==> flow/design.v <==
module cordic #(
    parameter data_width = 16,
    parameter iterations = 15
    )(
    input clk,
    input reset_n,
    input logic signed [data_width-1:0] angle,
    input logic signed [data_width-1:0] x_i,
    input logic signed [data_width-1:0] y_i,
    output logic signed [data_width-1:0] cos,
    output logic signed [data_width-1:0] sin,
    input valid_in,
    output logic valid_out
    );
    logic signed [data_width-1:0] atan_table [0:iterations-1];
    assign atan_table[0]  = 'd12867;   
    assign atan_table[1]  = 'd7596;    
    assign atan_table[2]  = 'd4013;    
    assign atan_table[3]  = 'd2037;    
    assign atan_table[4]  = 'd1021;    
    assign atan_table[5]  = 'd511;     
    assign atan_table[6]  = 'd256;     
    assign atan_table[7]  = 'd128;     
    assign atan_table[8]  = 'd64;      
    assign atan_table[9]  = 'd32;      
    assign atan_table[10] = 'd16;      
    assign atan_table[11] = 'd8;       
    assign atan_table[12] = 'd4;       
    assign atan_table[13] = 'd2;       
    assign atan_table[14] = 'd1;       
    logic signed [data_width-1:0] x [0:iterations], y [0:iterations], z [0:iterations];
    logic [$clog2(iterations)-1:0] iteration;
    logic valid_pipe [0:iterations];
    always_ff @(posedge clk or negedge reset_n) begin
        if (!reset_n) begin
            x[0] <= 0;
            y[0] <= 0;
            z[0] <= 0;
            valid_pipe[0] <= 0;
        end else if (valid_in) begin
            case (angle[15:14])
                2'b00: begin
                    x[0] <= x_i;
                    y[0] <= y_i;
                    z[0] <= angle;
                end
                2'b01: begin
                    x[0] <= -y_i;
                    y[0] <= x_i;
                    z[0] <= {2'b00, angle[13:0]};
                end
                2'b10: begin
                    x[0] <= -x_i;
                    y[0] <= -y_i;
                    z[0] <= {2'b11, angle[13:0]};
                end
                2'b11: begin
                    x[0] <= y_i;
                    y[0] <= -x_i;
                    z[0] <= -angle;
                end
            endcase
            valid_pipe[0] <= 1;
        end else begin
            valid_pipe[0] <= 0;
        end
    end
    genvar i;
    generate
        for (i = 0; i < iterations; i = i + 1) begin : cordic_pipeline
            always_ff @(posedge clk or negedge reset_n) begin
                if (!reset_n) begin
                    x[i+1] <= 0;
                    y[i+1] <= 0;
                    z[i+1] <= 0;
                    valid_pipe[i+1] <= 0;
                end else if (valid_pipe[i]) begin
                    if (z[i] < 0) begin
                        x[i+1] <= x[i] + (y[i] >>> i);
                        y[i+1] <= y[i] - (x[i] >>> i);
                        z[i+1] <= z[i] + atan_table[i];
                    end else begin
                        x[i+1] <= x[i] - (y[i] >>> i);
                        y[i+1] <= y[i] + (x[i] >>> i);
                        z[i+1] <= z[i] - atan_table[i];
                    end
                    valid_pipe[i+1] <= 1;
                end else begin
                    valid_pipe[i+1] <= 0;
                end
            end
        end
    endgenerate
    assign cos = x[iterations];
    assign sin = y[iterations];
    assign valid_out = valid_pipe[iterations];
endmodule
Hand-over note for cordic

## Step by step through the tools: cordic

Tool output for the design above before and after an edit, in the order of the flow.
Lines under "original" count in the file above, lines under "edited" in the edited file.
"difference" is "edited" less "original", of the values as shown.
Library cell names are shortened.
A cell with -- has no value.

- Design top: cordic
- Clock port: clk
- Cell library: sky130hd
- Corner: tt_025C_1v80

## Edit of the RTL

Unified diff, file above to edited file.
The edited RTL no longer does the same as the RTL above: the edit was made by script, with no optimisation intended.

```diff
@@ -29,5 +29,5 @@
     assign atan_table[13] = 'd2;       
     assign atan_table[14] = 'd1;       
-    logic signed [data_width-1:0] x [0:iterations], y [0:iterations], z [0:iterations];
+    logic signed [2*data_width-1:0] x [0:iterations], y [0:iterations], z [0:iterations];
     logic [$clog2(iterations)-1:0] iteration;
     logic valid_pipe [0:iterations];
```

## After elaboration

Counts by Yosys on the flattened word-level netlist (proc, flatten, opt, wreduce). Print and check cells are left out. Cells with the same type and inputs are merged into one.

Operators by class:

| item | original | edited | difference |
|---|---|---|---|
| add/subtract/negate cells | 90 | 90 | 0 |
| magnitude comparators | 15 | 15 | 0 |
| equal/unequal tests | 3 | 3 | 0 |
| multiplexer cells | 63 | 63 | 0 |
| reduce/logical cells | 1 | 1 | 0 |

Operators with widths:

| kind | original | edited | difference |
|---|---|---|---|
| 16-bit two-way mux | 44 | 2 | -42 |
| 32-bit two-way mux | 0 | 40 | +40 |
| 16-bit by 1-bit less-than comparator with 1-bit output with constant B | 15 | 0 | -15 |
| 32-bit by 1-bit less-than comparator with 1-bit output with constant B | 0 | 15 | +15 |
| 16-bit negator | 3 | 0 | -3 |
| 16-bit case mux with 4-bit select | 3 | 0 | -3 |
| 16-bit negator with 32-bit output | 0 | 3 | +3 |
| 32-bit case mux with 4-bit select | 0 | 3 | +3 |
| 16-bit by 10-bit adder with 16-bit output | 2 | 0 | -2 |
| 16-bit by 10-bit adder with 16-bit output with constant B | 2 | 0 | -2 |
| 16-bit by 11-bit adder with 16-bit output | 2 | 0 | -2 |
| 16-bit by 12-bit adder with 16-bit output | 2 | 0 | -2 |
| 16-bit by 13-bit adder with 16-bit output | 2 | 0 | -2 |
| 16-bit by 14-bit adder with 16-bit output | 2 | 0 | -2 |
| 16-bit by 15-bit adder with 16-bit output | 2 | 0 | -2 |
| 16-bit by 2-bit adder with 16-bit output | 2 | 0 | -2 |
| 16-bit by 3-bit adder with 16-bit output | 2 | 0 | -2 |
| 16-bit by 4-bit adder with 16-bit output | 2 | 0 | -2 |
| 16-bit by 5-bit adder with 16-bit output | 2 | 0 | -2 |
| 16-bit by 6-bit adder with 16-bit output | 2 | 0 | -2 |
| 16-bit by 7-bit adder with 16-bit output | 2 | 0 | -2 |
| 16-bit by 8-bit adder with 16-bit output | 2 | 0 | -2 |
| 16-bit by 9-bit adder with 16-bit output | 2 | 0 | -2 |
| 16-bit by 10-bit subtractor with 16-bit output | 2 | 0 | -2 |
| 16-bit by 10-bit subtractor with 16-bit output with constant B | 2 | 0 | -2 |
| 16-bit by 11-bit subtractor with 16-bit output | 2 | 0 | -2 |
| 16-bit by 12-bit subtractor with 16-bit output | 2 | 0 | -2 |
| 16-bit by 13-bit subtractor with 16-bit output | 2 | 0 | -2 |

Operator kinds equal on both sides are left out: 5.
Not every row of either side is listed.

Storage and ports:

| item | original | edited | difference |
|---|---|---|---|
| register bits | 768 | 1484 | +716 |
| input bits | 51 | 51 | 0 |
| output and inout port bits | 33 | 33 | 0 |

## Logic depth

Depth = most cells in a row (Yosys ltp): at word level without a register or memory, in the mapped netlist without a sequential cell, where the memories' decode and read muxes count.

Depth:

| item | original | edited | difference |
|---|---|---|---|
| depth in word-level cells | 2 | 2 | 0 |
| ABC_AREA | 0 | 0 | -- |
| gate-level depth with buffers | 16 | 21 | +5 |
| gate-level depth less buffers | 16 | 21 | +5 |

## Mapped cells and area

Yosys stat after the flow's synthesis: flattened, memories mapped to cells. It holds for the ABC_AREA given above (unset counts as 0); a run with the other value may have another netlist.

Mapped netlist:

| item | original | edited | difference |
|---|---|---|---|
| cell count | 6641 | 15156 | +8515 |
| synthesis area (sq um) | 60919.7 | 132485.8 | +71566.1 |
| sequential part of the area (sq um) | 18617.9 | 36134.7 | +17516.8 |
| mapped flip-flops | 744 | 1444 | +700 |
| buffers | 199 | 461 | +262 |

Cells by type:

| type | original | edited | difference |
|---|---|---|---|
| a21oi_1 | 654 | 1498 | +844 |
| nor2_1 | 529 | 1328 | +799 |
| ha_1 | 711 | 1431 | +720 |
| dfrtp_1 | 744 | 1444 | +700 |
| xnor2_1 | 499 | 1117 | +618 |
| nand2_1 | 372 | 861 | +489 |
| a21o_1 | 208 | 623 | +415 |
| mux2_2 | 411 | 819 | +408 |
| xor2_1 | 230 | 527 | +297 |
| inv_1 | 350 | 608 | +258 |
| nor3_1 | 129 | 387 | +258 |
| o21ai_0 | 423 | 673 | +250 |
| clkbuf_1 | 146 | 360 | +214 |
| o21ai_1 | 2 | 160 | +158 |
| o21a_1 | 77 | 219 | +142 |
| nand3_1 | 89 | 224 | +135 |
| o21bai_1 | 77 | 198 | +121 |
| nand4_1 | 23 | 134 | +111 |

Cell types equal on both sides are left out: 5.
Not every row of either side is listed.

## Timing after synthesis

Path of least setup slack by OpenSTA after synthesis, without wires, with an ideal clock, recovery checks aside; 20% of the period is set as input and as output delay. Where synthesis merged equal registers, the netlist keeps one of their names.

Path post-synthesis:

| item | original | edited | difference |
|---|---|---|---|
| path kind | register to register | register to register | -- |
| start point | reg z[2][15] | reg y[1][18] | -- |
| end point | reg y[3][13] | reg x[2][31] | -- |
| clock period (ns) | 4.0 | 4.0 | 0.0 |
| time at the first pin (ns) | 0.000 | 0.000 | 0.000 |
| data arrival time (ns) | 3.248 | 4.371 | +1.123 |
| required time (ns) | 3.875 | 3.908 | +0.033 |
| slack (ns) | 0.627 | -0.462 | -1.089 |
| path delay (ns) | 3.373 | 4.463 | +1.090 |
| stages on the path | 12 | 14 | +2 |
| synthesis period reached (ns) | 3.373 | 4.462 | +1.089 |

"path delay" is the arrival time less input delay plus setup time.
"stages on the path": output pins that drive a net of the path, with the launching flip-flop's if there is one; two outputs of one cell count as two.
"synthesis period reached" is the clock period less the worst setup slack; recovery checks do not enter. This is arithmetic on one report: input and output delays are still those of the set period (20% each).
Between the ends stands the longest chain of elaborated cells between them, by number of cells; it is not shown to be the way that was timed. Of several equally long chains one is given.
Each line given opens the expression or statement behind the cell; cells for indexed reads and writes are added by Yosys, which also makes memories of some case tables.
A register here has more assigning lines than the two given.

On the way, post-synthesis, original:
- Cells stage by stage: dfrtp_1 -> clkbuf_1 -> clkbuf_1 -> mux2i_1 -> ha_1 -> nor2b_1 -> o31ai_1 -> a211oi_1 -> or3_1 -> a41oi_1 -> xnor2_1 -> mux2_2
- Cells in the longest elaborated chain: 2
- Elaborated cells on any way between the ends: 2
- Source lines of those cells: 1

Ends and longest elaborated chain, post-synthesis, original:

| item | RTL line | RTL |
|---|---|---|
| from (decl) | 31 | `logic signed [data_width-1:0] x [0:iterations], y [0:iterations], z [0:iterations];` |
| from (assign) | 81 | `z[i+1] <= z[i] + atan_table[i];` |
| from (assign) | 85 | `z[i+1] <= z[i] - atan_table[i];` |
| 16-bit by 1-bit less-than comparator with 1-bit output | 78 | `if (z[i] < 0) begin` |
| 16-bit two-way mux | 78 |  |
| to (assign) | 80 | `y[i+1] <= y[i] - (x[i] >>> i);` |
| to (assign) | 84 | `y[i+1] <= y[i] + (x[i] >>> i);` |
| to (decl) | 31 |  |

On the way, post-synthesis, edited:
- Cells stage by stage: dfrtp_1 -> or4_4 -> or4_4 -> or4_4 -> or4_4 -> nor2_1 -> nor2_1 -> xor2_1 -> ha_1 -> a21oi_1 -> or4b_2 -> o311ai_0 -> a21oi_1 -> o31ai_2
- Cells in the longest elaborated chain: 2
- Elaborated cells on any way between the ends: 3
- Source lines of those cells: 3

Ends and longest elaborated chain, post-synthesis, edited:

| item | RTL line | RTL |
|---|---|---|
| from (decl) | 31 | `logic signed [2*data_width-1:0] x [0:iterations], y [0:iterations], z [0:iterations];` |
| from (assign) | 80 | `y[i+1] <= y[i] - (x[i] >>> i);` |
| from (assign) | 84 | `y[i+1] <= y[i] + (x[i] >>> i);` |
| 32-bit by 31-bit subtractor with 32-bit output | 83 | `x[i+1] <= x[i] - (y[i] >>> i);` |
| 32-bit two-way mux | 78 | `if (z[i] < 0) begin` |
| to (assign) | 79 | `x[i+1] <= x[i] + (y[i] >>> i);` |
| to (assign) | 83 |  |
| to (decl) | 31 |  |

## Timing after layout

From the final timing report of the runs of pair A: the path of least setup slack in the routed layout; clock arrival at registers is part of the times.

Path post-layout:

| item | original | edited | difference |
|---|---|---|---|
| path kind | register to register | register to register | -- |
| start point | reg z[1][15] | reg y[2][11] | -- |
| end point | reg z[2][15] | reg x[3][30] | -- |
| clock period (ns) | 3.8 | 3.8 | 0.0 |
| time at the first pin (ns) | 0.71 | 0.85 | +0.14 |
| data arrival time (ns) | 4.14 | 5.06 | +0.92 |
| required time (ns) | 4.29 | 4.52 | +0.23 |
| slack (ns) | 0.16 | -0.54 | -0.70 |
| stages on the path | 11 | 21 | +10 |

Between the ends stands the longest chain of elaborated cells between them, by number of cells; it is not shown to be the way that was timed. Of several equally long chains one is given.
A register here has more assigning lines than the two given.

On the way, post-layout, original:
- Cells stage by stage: dfrtp_1 -> inv_1 -> buf_4 -> ha_1 -> a21oi_1 -> o21ai_0 -> a21o_1 -> a311oi_1 -> o21bai_1 -> and2_1 -> o21ai_0
- Cells in the longest elaborated chain: 2
- Elaborated cells on any way between the ends: 4
- Source lines of those cells: 3

Ends and longest elaborated chain, post-layout, original:

| item | RTL line | RTL |
|---|---|---|
| from (decl) | 31 | `logic signed [data_width-1:0] x [0:iterations], y [0:iterations], z [0:iterations];` |
| from (assign) | 81 | `z[i+1] <= z[i] + atan_table[i];` |
| from (assign) | 85 | `z[i+1] <= z[i] - atan_table[i];` |
| 16-bit by 14-bit subtractor with 16-bit output | 85 |  |
| 16-bit two-way mux | 78 | `if (z[i] < 0) begin` |
| to (assign) | 81 |  |
| to (assign) | 85 |  |
| to (decl) | 31 |  |

On the way, post-layout, edited:
- Cells stage by stage: dfrtp_1 -> or4_4 -> or4_4 -> nor2_1 -> nand2_1 -> or2_4 -> nor2_4 -> nand2_2 -> nor2_2 -> nor2_2 -> xor2_1 -> ha_1 -> a21o_1 -> a21o_1 -> a21o_1 -> a21o_1 -> a21o_1 -> a21oi_2 -> o21ai_1 -> xor2_1 -> mux2_4
- Cells in the longest elaborated chain: 2
- Elaborated cells on any way between the ends: 3
- Source lines of those cells: 3

Ends and longest elaborated chain, post-layout, edited:

| item | RTL line | RTL |
|---|---|---|
| from (decl) | 31 | `logic signed [2*data_width-1:0] x [0:iterations], y [0:iterations], z [0:iterations];` |
| from (assign) | 80 | `y[i+1] <= y[i] - (x[i] >>> i);` |
| from (assign) | 84 | `y[i+1] <= y[i] + (x[i] >>> i);` |
| 32-bit by 30-bit subtractor with 32-bit output | 83 | `x[i+1] <= x[i] - (y[i] >>> i);` |
| 32-bit two-way mux | 78 | `if (z[i] < 0) begin` |
| to (assign) | 79 | `x[i+1] <= x[i] + (y[i] >>> i);` |
| to (assign) | 83 |  |
| to (decl) | 31 |  |

## Layout results

Runs of the flow (Yosys, OpenROAD) on both versions; the two runs of a pair have the same settings. The constraints put input and output delay at 20% of the set period each and load the outputs with 0.01 pF.

Flow settings, pair A:
- CORE_UTILIZATION: 40
- period_ns: 3.8
- CAP_MARGIN: 20
- CORE_MARGIN: 2
- SLEW_MARGIN: 20

Measured results, pair A:

| item | original | edited | difference |
|---|---|---|---|
| chip area after synthesis (Yosys) (sq um) | 60919.7 | 132485.8 | +71566.1 |
| die footprint (sq um) | 155437.0 | 335832.0 | +180395.0 |
| standard-cell area after layout (sq um) | 67723.7 | 173954.0 | +106230.3 |
| post-route utilization | 0.447 | 0.527 | +0.080 |
| worst slack on setup checks (ns) | 0.156 | -0.543 | -0.699 |
| summed negative setup slack (ns) | 0.000 | -34.467 | -34.467 |
| achieved clock period (ns) | 3.644 | 4.343 | +0.699 |

By "achieved clock period" is meant the clock period of the run minus its worst setup slack. This is arithmetic on one report: input and output delays are still those of the set period (20% each).

End of note.
